==> flow/design.v <==
`timescale 1ns / 1ps
module neuron #(
    parameter DATA_WIDTH = 16,
    parameter signed [DATA_WIDTH-1:0] BIAS = 0    
)(
    input clk,
    input rst,
    input [DATA_WIDTH-1:0] data_in,       
    input [DATA_WIDTH-1:0] weight_in,     
    input data_in_valid,
    input data_in_last,                   
    output reg [DATA_WIDTH-1:0] neuron_out,
    output reg neuron_out_valid
);
    localparam SW = 2*DATA_WIDTH;
    function [SW-1:0] sat_add;
        input [SW-1:0] a;
        input [SW-1:0] b;
        reg [SW-1:0] s;
        begin
            s = a + b;
            if (!a[SW-1] && !b[SW-1] && s[SW-1])
                sat_add = {1'b0, {(SW-1){1'b1}}};
            else if (a[SW-1] && b[SW-1] && !s[SW-1])
                sat_add = {1'b1, {(SW-1){1'b0}}};
            else
                sat_add = s;
        end
    endfunction
    reg [SW-1:0] mul;
    reg mul_valid, mul_last;
    reg [SW-1:0] sum;
    reg [SW-1:0] total;
    reg total_valid;
    wire [SW-1:0] sum_next = sat_add(sum, mul);
    wire [SW-1:0] bias_q = {{2{BIAS[DATA_WIDTH-1]}}, BIAS, {(DATA_WIDTH-2){1'b0}}};
    wire [SW-1:0] biased = sat_add(total, bias_q);
    always @(posedge clk) begin
        mul <= $signed(data_in) * $signed(weight_in);
        if (rst) begin
            mul_valid <= 0;
            mul_last <= 0;
            sum <= 0;
            total <= 0;
            total_valid <= 0;
            neuron_out <= 0;
            neuron_out_valid <= 0;
        end else begin
            mul_valid <= data_in_valid;
            mul_last <= data_in_valid && data_in_last;
            total_valid <= 0;
            if (mul_valid) begin
                if (mul_last) begin
                    sum <= 0;
                    total <= sum_next;
                    total_valid <= 1;
                end else begin
                    sum <= sum_next;
                end
            end
            neuron_out_valid <= total_valid;
            if (total_valid) begin
                if (biased[SW-1:SW-3] == 3'b000 || biased[SW-1:SW-3] == 3'b111)
                    neuron_out <= biased[SW-3:DATA_WIDTH-2];
                else if (biased[SW-1])
                    neuron_out <= {1'b1, {(DATA_WIDTH-1){1'b0}}};
                else
                    neuron_out <= {1'b0, {(DATA_WIDTH-1){1'b1}}};
            end
        end
    end
endmodule
`timescale 1ns / 1ps
module Softmax #(
    parameter dataWidth = 16,         
    parameter numInputs = 4          
)(
    input clk,
    input rst,
    input [dataWidth*numInputs-1:0] in,    
    input in_valid,                        
    output reg [dataWidth*numInputs-1:0] out,  
    output reg valid,                      
    output reg [7:0] led_control           
);
localparam STAGE_IDLE = 2'b00,
           STAGE_EXP = 2'b01,
           STAGE_SUM = 2'b10,
           STAGE_NORM = 2'b11;
reg [1:0] state;
reg [dataWidth-1:0] input_array [0:numInputs-1];
reg [dataWidth-1:0] exp_values [0:numInputs-1];  
reg [dataWidth+2-1:0] sum_exp;  
reg [dataWidth-1:0] softmax_output [0:numInputs-1];
reg [1:0] max_class;
reg [4:0] shift_amt;
function [dataWidth-1:0] exp_lut;
    input [3:0] idx;
    begin
        case (idx)
            4'd0:  exp_lut = 16'h0800;  
            4'd1:  exp_lut = 16'h09D0;  
            4'd2:  exp_lut = 16'h0C20;  
            4'd3:  exp_lut = 16'h0F80;  
            4'd4:  exp_lut = 16'h1480;  
            4'd5:  exp_lut = 16'h1C80;  
            4'd6:  exp_lut = 16'h2A00;  
            4'd7:  exp_lut = 16'h4000;  
            4'd8:  exp_lut = 16'h6800;  
            4'd9:  exp_lut = 16'hAC00;  
            4'd10: exp_lut = 16'h1280;  
            4'd11: exp_lut = 16'h1F80;  
            4'd12: exp_lut = 16'h2C00;  
            4'd13: exp_lut = 16'h4C00;  
            4'd14: exp_lut = 16'h8000;  
            default: exp_lut = 16'hD800;  
        endcase
    end
endfunction
function [dataWidth-1:0] exp_function;
    input [dataWidth-1:0] x;
    reg [3:0] lut_idx;
    begin
        lut_idx = x[15:12] + 4'd8;  
        exp_function = exp_lut(lut_idx);
    end
endfunction
function [4:0] get_shift_amount;
    input [dataWidth+2-1:0] sum;
    reg [4:0] shift;
    begin
        shift = 0;
        if (sum[17:14] == 4'b0000) shift = 4;  
        else if (sum[17:15] == 3'b001) shift = 3;  
        else if (sum[17:16] == 2'b01) shift = 2;  
        else if (sum[17] == 1'b1) shift = 1;  
        else shift = 0;  
        get_shift_amount = shift;
    end
endfunction
always @(posedge clk) begin
    if (rst) begin
        state <= STAGE_IDLE;
        out <= 0;
        valid <= 0;
        led_control <= 8'b0;
        sum_exp <= 0;
        for (integer i = 0; i < numInputs; i = i + 1) begin
            input_array[i] <= 0;
            exp_values[i] <= 0;
        end
    end else begin
        valid <= 0;
        case (state)
            STAGE_IDLE: begin
                if (in_valid) begin
                    input_array[0] <= in[15:0];
                    input_array[1] <= in[31:16];
                    input_array[2] <= in[47:32];
                    input_array[3] <= in[63:48];
                    state <= STAGE_EXP;
                end
            end
            STAGE_EXP: begin
                exp_values[0] <= exp_function(input_array[0]);
                exp_values[1] <= exp_function(input_array[1]);
                exp_values[2] <= exp_function(input_array[2]);
                exp_values[3] <= exp_function(input_array[3]);
                state <= STAGE_SUM;
            end
            STAGE_SUM: begin
                sum_exp <= exp_values[0] + exp_values[1] + exp_values[2] + exp_values[3];
                state <= STAGE_NORM;
            end
            STAGE_NORM: begin
                shift_amt = get_shift_amount(sum_exp);
                softmax_output[0] = exp_values[0] >> shift_amt;
                softmax_output[1] = exp_values[1] >> shift_amt;
                softmax_output[2] = exp_values[2] >> shift_amt;
                softmax_output[3] = exp_values[3] >> shift_amt;
                out <= {softmax_output[3], softmax_output[2], softmax_output[1], softmax_output[0]};
                max_class = 0;
                if (softmax_output[1] > softmax_output[max_class]) max_class = 1;
                if (softmax_output[2] > softmax_output[max_class]) max_class = 2;
                if (softmax_output[3] > softmax_output[max_class]) max_class = 3;
                case (max_class)
                    2'b00: led_control <= 8'b00000001;  
                    2'b01: led_control <= 8'b00000010;  
                    2'b10: led_control <= 8'b00000100;  
                    2'b11: led_control <= 8'b00001000;  
                    default: led_control <= 8'b00000000;
                endcase
                valid <= 1;
                state <= STAGE_IDLE;
            end
        endcase
    end
end
endmodule
`timescale 1ns / 1ps
module fc_head #(
    parameter DATA_WIDTH = 16,
    parameter NUM_INPUTS = 1024,
    parameter NUM_OUTPUTS = 4
)(
    input clk,
    input rst,
    input [DATA_WIDTH-1:0] myinput,
    input [DATA_WIDTH*NUM_OUTPUTS-1:0] myweights,
    input myinputValid,
    output [DATA_WIDTH*NUM_OUTPUTS-1:0] softmax_out,
    output softmax_valid,
    output [7:0] led_control,
    output [DATA_WIDTH*NUM_OUTPUTS-1:0] logits
);
    reg [$clog2(NUM_INPUTS)-1:0] input_count;
    reg [DATA_WIDTH-1:0] input_d;
    reg input_valid_d, input_last_d;
    reg [DATA_WIDTH*NUM_OUTPUTS-1:0] weights;
    always @(posedge clk) begin
        input_d <= myinput;
        weights <= myweights;
        if (rst) begin
            input_count <= 0;
            input_valid_d <= 0;
            input_last_d <= 0;
        end else begin
            input_valid_d <= myinputValid;
            input_last_d <= myinputValid && (input_count == NUM_INPUTS-1);
            if (myinputValid)
                input_count <= input_count + 1;
        end
    end
    wire [NUM_OUTPUTS-1:0] neuron_valid;
    localparam [DATA_WIDTH*NUM_OUTPUTS-1:0] BIASES = {16'h003C, 16'h0001, 16'hFFD1, 16'h0006};
    genvar i;
    generate
        for (i = 0; i < NUM_OUTPUTS; i = i + 1) begin : output_layer
            neuron #(
                .DATA_WIDTH(DATA_WIDTH),
                .BIAS(BIASES[(i+1)*DATA_WIDTH-1 -: DATA_WIDTH])
            ) neuron_output (
                .clk(clk),
                .rst(rst),
                .data_in(input_d),
                .weight_in(weights[(i+1)*DATA_WIDTH-1 -: DATA_WIDTH]),
                .data_in_valid(input_valid_d),
                .data_in_last(input_last_d),
                .neuron_out(logits[(i+1)*DATA_WIDTH-1 -: DATA_WIDTH]),
                .neuron_out_valid(neuron_valid[i])
            );
        end
    endgenerate
    Softmax #(
        .dataWidth(DATA_WIDTH),
        .numInputs(NUM_OUTPUTS)
    ) softmax_inst (
        .clk(clk),
        .rst(rst),
        .in(logits),
        .in_valid(neuron_valid[0]),
        .out(softmax_out),
        .valid(softmax_valid),
        .led_control(led_control)
    );
endmodule
* From RTL to reports: fc_head
The steps from the RTL of fc_head to its reports follow in flow order.
Lines are those of the file above, counted from 1.
Library cell names are shortened.
Not given: -
- Top module :: fc_head
- Clock input :: clk
- Cell library :: sky130hd
- Corner :: tt_025C_1v80

* Elaborated design
Counts by Yosys on the flattened word-level netlist (proc, flatten, opt, wreduce). Print and check cells are left out. Cells with the same type and inputs are merged into one.
Yosys's memory passes give these memory sizes; they may raise the number of words (mostly to a power of two), join words into wider ones and drop unused or constant bits.
- Register bits :: 765
- ROM bits :: 768
- Clocked read ports x word width :: 48
- Memories :: 4
- Input bits :: 83
- Elaborated cells :: 198
- Add/subtract/negate cells :: 16
- $mul :: 4
- Order comparisons :: 3
- Equal/unequal tests :: 20
- Shift operators :: 4
- Muxes and demuxes :: 52
- Bitwise logic cells :: 1
- Reductions and logical operators :: 56
** Memory list
- (no name shown) :: words 16, bits a word 12, rd ports 1, write ports 0, RTL line 100 : case (idx)
- (no name shown) :: words 16, bits a word 12, rd ports 1, write ports 0, RTL line 100
- (no name shown) :: words 16, bits a word 12, rd ports 1, write ports 0, RTL line 100
- (no name shown) :: words 16, bits a word 12, rd ports 1, write ports 0, RTL line 100
** Operators by type and width (count)
- 16-bit by 16-bit multiplier with 32-bit output :: 4
- 32-bit 2-to-1 mux :: 16
- 16-bit 2-to-1 mux :: 14
- 32-bit adder :: 4
- 16-bit parallel mux with 4-bit select :: 2
- 16-bit by 5-bit right shift with 16-bit output :: 4
- 16-bit greater-than comparator :: 3
- 18-bit by 16-bit adder with 18-bit output :: 2
- 32-bit by 15-bit adder with 32-bit output with constant B :: 1
- 32-bit by 17-bit adder with 32-bit output with constant B :: 1
- 32-bit by 20-bit adder with 32-bit output with constant B :: 1
- 32-bit adder with constant B :: 1
- 8-bit parallel mux with 4-bit select :: 1
- 5-bit 2-to-1 mux :: 5
- 1-bit logical AND :: 22
- 2-bit 2-to-1 mux :: 9
- 16-bit by 16-bit adder with 17-bit output :: 1
- 1-bit zero test :: 16
- 2-bit equality test with constant B :: 8
- 4-bit adder with constant B :: 4
- 3-bit equality test with constant B :: 4
- 3-bit zero test :: 4
- 10-bit by 1-bit adder with 10-bit output with constant B :: 1
- 10-bit equality test with constant B :: 1
- 2-bit by 1-bit equality test with 1-bit output with constant B :: 5
- 2-bit zero test :: 4
- 2-bit parallel mux with 4-bit select :: 1
- 2-bit AND reduction :: 3
Other operator kinds: 8; their cells: 14.

* Depth
Depth = most cells in a row (Yosys ltp): at word level without a register or memory, in the mapped netlist without a sequential cell, where the memories' decode and read muxes count.
- Depth after elaboration :: 31
- ABC_AREA :: 0
- Gate-level depth with buffers :: 42
- Mapped depth without buffers :: 36

* Synthesis result
Yosys stat after the flow's synthesis: flattened, memories mapped to cells. It holds for the ABC_AREA given above (unset counts as 0); a run with the other value may have another netlist.
** Cells by type (count)
- fa_1 :: 1068
- dfxtp_1 :: 625
- ha_1 :: 561
- inv_1 :: 1269
- nand2_1 :: 1024
- and2_1 :: 412
- a21oi_1 :: 445
- xnor2_1 :: 207
- nor2_1 :: 440
- o21ai_0 :: 267
- clkbuf_1 :: 350
- mux2i_1 :: 120
- a211oi_1 :: 110
- a21o_1 :: 107
- nand2b_1 :: 128
- xor2_1 :: 85
- a31oi_1 :: 82
- nand3_1 :: 99
Other cell types: 71; their cells: 653.
- Standard cells after synthesis :: 8052
- Cell area after synthesis :: 70651.5 µm²
- Flip-flop cells :: 625
- Buffer cells :: 378
The figures by module come from a second, unflattened synthesis with its own total; it is not the netlist above.
- Cells (unflattened synthesis) :: 8236
- Area total of the unflattened synthesis :: 72570.9 µm²
Rows give one instance, submodules left out.
** By module
- neuron :: instances 1, cells 1742, area 15302.2 µm², sequential area 2042.0 µm²
- neuron :: instances 1, cells 1749, area 15237.1 µm², sequential area 2042.0 µm²
- neuron :: instances 1, cells 1709, area 15199.6 µm², sequential area 2042.0 µm²
- neuron :: instances 1, cells 1723, area 15059.4 µm², sequential area 2042.0 µm²
- Softmax :: instances 1, cells 1180, area 9676.8 µm², sequential area 2742.6 µm²
- fc_head :: instances 1, cells 133, area 2095.8 µm², sequential area 1841.8 µm²

* Path before layout
OpenSTA on the mapped netlist: ideal clock, no wires. The path of least setup slack (recovery checks aside). Input and output delay are each 20% of the period. Register names are those of the netlist, which keeps one name where synthesis merged equal registers.
- Path type :: register -> register
- From :: reg softmax_inst.sum_exp[16]
- To :: reg softmax_inst.led_control[1]
- Period :: 8.0 ns
- Library setup time :: 0.117 ns
- Arrival :: 7.550 ns
- Data required time :: 7.883 ns
- Setup slack :: 0.332 ns
- Path delay :: 7.667 ns
- Driving pins on the path :: 40
- Buffers on the path :: 6
- Synthesis period reached :: 7.668 ns
"path delay" = arrival - input delay + setup time.
"driving pins on the path" counts driving pins, that of a launching flip-flop among them; a cell with two outputs on the path counts twice.
"synthesis period reached" = period - worst setup slack (recovery checks aside). The figure is calculated, with input and output delays left at 20% of the set period.
Between the ends stands the longest chain of elaborated cells between them, by number of cells; it is not shown to be the way that was timed. Of several equally long chains one is given.
Each line given opens the expression or statement behind the cell; cells for indexed reads and writes are added by Yosys, which also makes memories of some case tables.
At most two assigning lines are given for a register; there are more.
- Path through :: dfxtp_1 -> buf_4 -> clkbuf_1 -> nor2_1 -> or2_2 -> clkbuf_1 -> clkbuf_1 -> nand2_1 -> nand3_1 -> a31oi_1 -> inv_1 -> ha_1 -> and4_1 -> nand2_1 -> o41a_1 -> o31ai_2 -> a21oi_2 -> a41oi_4 -> (+4 left out) -> a21o_1 -> a21oi_1 -> nor2_1 -> a211o_1 -> o2111ai_1 -> nand2_1 -> clkbuf_1 -> mux2_2 -> ha_1 -> nor2b_1 -> o21ai_0 -> nand2b_1 -> a21oi_1 -> o21ai_0 -> a31oi_1 -> o31a_1 -> o21a_1 -> a32o_1
- Cells in the longest elaborated chain :: 31
** Ends and longest elaborated chain, after synthesis
- start, declared :: RTL line 93 : reg [dataWidth+2-1:0] sum_exp;
- start, assigned :: RTL line 147 : sum_exp <= 0;
- start, assigned :: RTL line 172 : sum_exp <= exp_values[0] + exp_values[1] + exp_values[2] + exp_values[3];
- 2-bit by 1-bit equality test with 1-bit output :: RTL line 135 : else if (sum[17:16] == 2'b01) shift = 2;
- 5-bit 2-to-1 mux :: RTL line 135
- 5-bit 2-to-1 mux :: RTL line 134 : else if (sum[17:15] == 3'b001) shift = 3;
- 5-bit 2-to-1 mux :: RTL line 133 : if (sum[17:14] == 4'b0000) shift = 4;
- 5-bit 2-to-1 mux :: RTL line 154 : case (state)
- 5-bit 2-to-1 mux :: RTL line 142 : if (rst) begin
- 16-bit by 5-bit right shift with 16-bit output :: RTL line 177 : softmax_output[0] = exp_values[0] >> shift_amt;
- (+17 left out)
- 16-bit 2-to-1 mux :: RTL line 142
- 16-bit greater-than comparator :: RTL line 185 : if (softmax_output[3] > softmax_output[max_class]) max_class = 3;
- 2-bit 2-to-1 mux :: RTL line 185
- 2-bit 2-to-1 mux :: RTL line 154
- 2-bit 2-to-1 mux :: RTL line 142
- 2-bit equality test :: RTL line 186 : case (max_class)
- 8-bit parallel mux with 4-bit select :: RTL line 186
- end, assigned :: RTL line 187 : 2'b00: led_control <= 8'b00000001;
- end, assigned :: RTL line 188 : 2'b01: led_control <= 8'b00000010;
- end, declared :: RTL line 84 : output reg [7:0] led_control

* Worst path after layout
From the final timing report of job 2: the path of least setup slack in the routed layout; clock arrival at registers is part of the times.
- Path type :: register -> register
- From :: reg softmax_inst.sum_exp[15]
- To :: reg softmax_inst.led_control[0]
- Period :: 9.3 ns
- Library setup time :: 0.07 ns
- Arrival :: 9.33 ns
- Data required time :: 9.93 ns
- Setup slack :: 0.60 ns
- Driving pins on the path :: 39
- Buffers on the path :: 4
Between the ends stands the longest chain of elaborated cells between them, by number of cells; it is not shown to be the way that was timed. Of several equally long chains one is given.
At most two assigning lines are given for a register; there are more.
- Path through :: dfxtp_1 -> buf_2 -> nor2_1 -> or2_2 -> clkbuf_2 -> nand2_1 -> nand3_1 -> a31oi_2 -> inv_1 -> ha_1 -> and4_1 -> nand2_1 -> o41a_1 -> o31ai_2 -> a21oi_2 -> a41oi_4 -> buf_6 -> mux2_2 -> (+3 left out) -> a21oi_1 -> nor2_1 -> a211o_1 -> o2111ai_2 -> nand2_1 -> clkbuf_1 -> o21a_1 -> ha_1 -> a21o_1 -> a21o_1 -> a21oi_1 -> o21ai_0 -> a21o_1 -> a21oi_1 -> o31a_1 -> o21a_1 -> nand2_1 -> o21ai_0
- Cells in the longest elaborated chain :: 30
** Ends and longest elaborated chain, post-layout
- start, declared :: RTL line 93 : reg [dataWidth+2-1:0] sum_exp;
- start, assigned :: RTL line 147 : sum_exp <= 0;
- start, assigned :: RTL line 172 : sum_exp <= exp_values[0] + exp_values[1] + exp_values[2] + exp_values[3];
- 3-bit by 1-bit equality test with 1-bit output :: RTL line 134 : else if (sum[17:15] == 3'b001) shift = 3;
- 5-bit 2-to-1 mux :: RTL line 134
- 5-bit 2-to-1 mux :: RTL line 133 : if (sum[17:14] == 4'b0000) shift = 4;
- 5-bit 2-to-1 mux :: RTL line 154 : case (state)
- 5-bit 2-to-1 mux :: RTL line 142 : if (rst) begin
- 16-bit by 5-bit right shift with 16-bit output :: RTL line 177 : softmax_output[0] = exp_values[0] >> shift_amt;
- 16-bit 2-to-1 mux :: RTL line 154
- (+16 left out)
- 16-bit 2-to-1 mux :: RTL line 142
- 16-bit greater-than comparator :: RTL line 185 : if (softmax_output[3] > softmax_output[max_class]) max_class = 3;
- 2-bit 2-to-1 mux :: RTL line 185
- 2-bit 2-to-1 mux :: RTL line 154
- 2-bit 2-to-1 mux :: RTL line 142
- 2-bit equality test :: RTL line 186 : case (max_class)
- 8-bit parallel mux with 4-bit select :: RTL line 186
- end, assigned :: RTL line 187 : 2'b00: led_control <= 8'b00000001;
- end, assigned :: RTL line 188 : 2'b01: led_control <= 8'b00000010;
- end, declared :: RTL line 84 : output reg [7:0] led_control

Ticket comment

Below are 4 stored runs of the flow (Yosys, OpenROAD; platform sky130hd) on fc_head, each with its settings and what was measured, unordered. Constraints: input delay and output delay 20% of the set period each, output load 0.01 pF.
"time used up by the worst setup path" = time allowed to the worst setup path (clock period - input delay - output delay, where it has them) - its slack; a late launch clock adds to it, a late capture clock takes from it.

* Job 1
** Files
==> flow/run.sh <==
#!/bin/bash
# the make line also repeats the synthesis and layout settings of config.mk as NAME=value (left out here)
make -C /OpenROAD-flow-scripts/flow DESIGN_CONFIG=/design/flow/config.mk WORK_HOME=/design/flow/orfs CLKGATE_MAP_FILE= finish
==> flow/config.mk <==
export PLATFORM = sky130hd
export DESIGN_NAME = fc_head
export DESIGN_NICKNAME = fc_head
export VERILOG_FILES = /design/flow/design.v
export SDC_FILE = /design/flow/constraint.sdc
export NUM_CORES = 4
export LEC_CHECK = 0
export ABC_AREA = 0
export CAP_MARGIN = 15
export CELL_PAD_IN_SITES_DETAIL_PLACEMENT = 2
export CELL_PAD_IN_SITES_GLOBAL_PLACEMENT = 3
export CORE_MARGIN = 2
export CORE_UTILIZATION = 40
export GPL_ROUTABILITY_DRIVEN = 1
export GPL_TIMING_DRIVEN = 0
export MAX_ROUTING_LAYER = met4
export MIN_ROUTING_LAYER = met1
export SETUP_SLACK_MARGIN = 2.34
export SLEW_MARGIN = 20
==> flow/constraint.sdc <==
create_clock -name core_clock -period 8.0 [get_ports {clk}]
set_input_delay 1.6000 -clock core_clock [delete_from_list [all_inputs] [get_ports {clk}]]
set_output_delay 1.6000 -clock core_clock [all_outputs]
set_load 0.01 [all_outputs]
** Results
Incomplete, routing halted on ODB-0269.

* Job 2
** Files
==> flow/run.sh <==
#!/bin/bash
# the make line also repeats the synthesis and layout settings of config.mk as NAME=value (left out here)
make -C /OpenROAD-flow-scripts/flow DESIGN_CONFIG=/design/flow/config.mk WORK_HOME=/design/flow/orfs CLKGATE_MAP_FILE= finish
==> flow/config.mk <==
export PLATFORM = sky130hd
export DESIGN_NAME = fc_head
export DESIGN_NICKNAME = fc_head
export VERILOG_FILES = /design/flow/design.v
export SDC_FILE = /design/flow/constraint.sdc
export NUM_CORES = 4
export LEC_CHECK = 0
export CAP_MARGIN = 40
export CELL_PAD_IN_SITES_GLOBAL_PLACEMENT = 2
export CORE_MARGIN = 2
export CORE_UTILIZATION = 36
export CTS_CLUSTER_DIAMETER = 219
export GPL_TIMING_DRIVEN = 0
export MAX_ROUTING_LAYER = met5
export PLACE_DENSITY_LB_ADDON = 0.01
export SLEW_MARGIN = 20
==> flow/constraint.sdc <==
create_clock -name core_clock -period 9.3 [get_ports {clk}]
set_input_delay 1.8600 -clock core_clock [delete_from_list [all_inputs] [get_ports {clk}]]
set_output_delay 1.8600 -clock core_clock [all_outputs]
set_load 0.01 [all_outputs]
** Results
- Cell area after synthesis :: 70651.5 µm²
- Standard-cell area of the final layout :: 80280.7 µm²
- Setup slack of the worst path :: 0.599 ns
- Time used up by the worst setup path :: 8.70 ns
- Critical path kind :: register -> register
- Full die area :: 199813.0 µm²
- Total negative slack :: 0.000 ns

* Job 3
** Files
==> flow/run.sh <==
#!/bin/bash
# the make line also repeats the synthesis and layout settings of config.mk as NAME=value (left out here)
make -C /OpenROAD-flow-scripts/flow DESIGN_CONFIG=/design/flow/config.mk WORK_HOME=/design/flow/orfs CLKGATE_MAP_FILE= finish
==> flow/config.mk <==
export PLATFORM = sky130hd
export DESIGN_NAME = fc_head
export DESIGN_NICKNAME = fc_head
export VERILOG_FILES = /design/flow/design.v
export SDC_FILE = /design/flow/constraint.sdc
export NUM_CORES = 4
export LEC_CHECK = 0
export ABC_AREA = 1
export CAP_MARGIN = 40
export CELL_PAD_IN_SITES_DETAIL_PLACEMENT = 2
export CELL_PAD_IN_SITES_GLOBAL_PLACEMENT = 3
export CORE_MARGIN = 2
export CORE_UTILIZATION = 40
export GPL_ROUTABILITY_DRIVEN = 0
export MIN_ROUTING_LAYER = met1
export SETUP_SLACK_MARGIN = 2.34
export SLEW_MARGIN = 20
==> flow/constraint.sdc <==
create_clock -name core_clock -period 8.0 [get_ports {clk}]
set_input_delay 1.6000 -clock core_clock [delete_from_list [all_inputs] [get_ports {clk}]]
set_output_delay 1.6000 -clock core_clock [all_outputs]
set_load 0.01 [all_outputs]
** Results
- Cell area after synthesis :: 72391.9 µm²
- Standard-cell area of the final layout :: 90316.6 µm²
- Setup slack of the worst path :: 0.710 ns
- Time used up by the worst setup path :: 7.29 ns
- Critical path kind :: register -> register
- Full die area :: 184397.0 µm²
- Total negative slack :: 0.000 ns

* Job 4
** Files
==> flow/run.sh <==
#!/bin/bash
# the make line also repeats the synthesis and layout settings of config.mk as NAME=value (left out here)
make -C /OpenROAD-flow-scripts/flow DESIGN_CONFIG=/design/flow/config.mk WORK_HOME=/design/flow/orfs CLKGATE_MAP_FILE= finish
==> flow/config.mk <==
export PLATFORM = sky130hd
export DESIGN_NAME = fc_head
export DESIGN_NICKNAME = fc_head
export VERILOG_FILES = /design/flow/design.v
export SDC_FILE = /design/flow/constraint.sdc
export NUM_CORES = 4
export LEC_CHECK = 0
export ABC_AREA = 1
export CAP_MARGIN = 40
export CELL_PAD_IN_SITES_DETAIL_PLACEMENT = 2
export CELL_PAD_IN_SITES_GLOBAL_PLACEMENT = 1
export CORE_MARGIN = 2
export CORE_UTILIZATION = 55
export CTS_CLUSTER_DIAMETER = 369
export CTS_CLUSTER_SIZE = 66
export GPL_TIMING_DRIVEN = 0
export HOLD_SLACK_MARGIN = 0.19
export PLACE_DENSITY_LB_ADDON = 0.2
export SLEW_MARGIN = 25
export TNS_END_PERCENT = 80
==> flow/constraint.sdc <==
create_clock -name core_clock -period 10.9 [get_ports {clk}]
set_input_delay 2.1800 -clock core_clock [delete_from_list [all_inputs] [get_ports {clk}]]
set_output_delay 2.1800 -clock core_clock [all_outputs]
set_load 0.01 [all_outputs]
** Results
Incomplete, placement halted on DPL-0033.
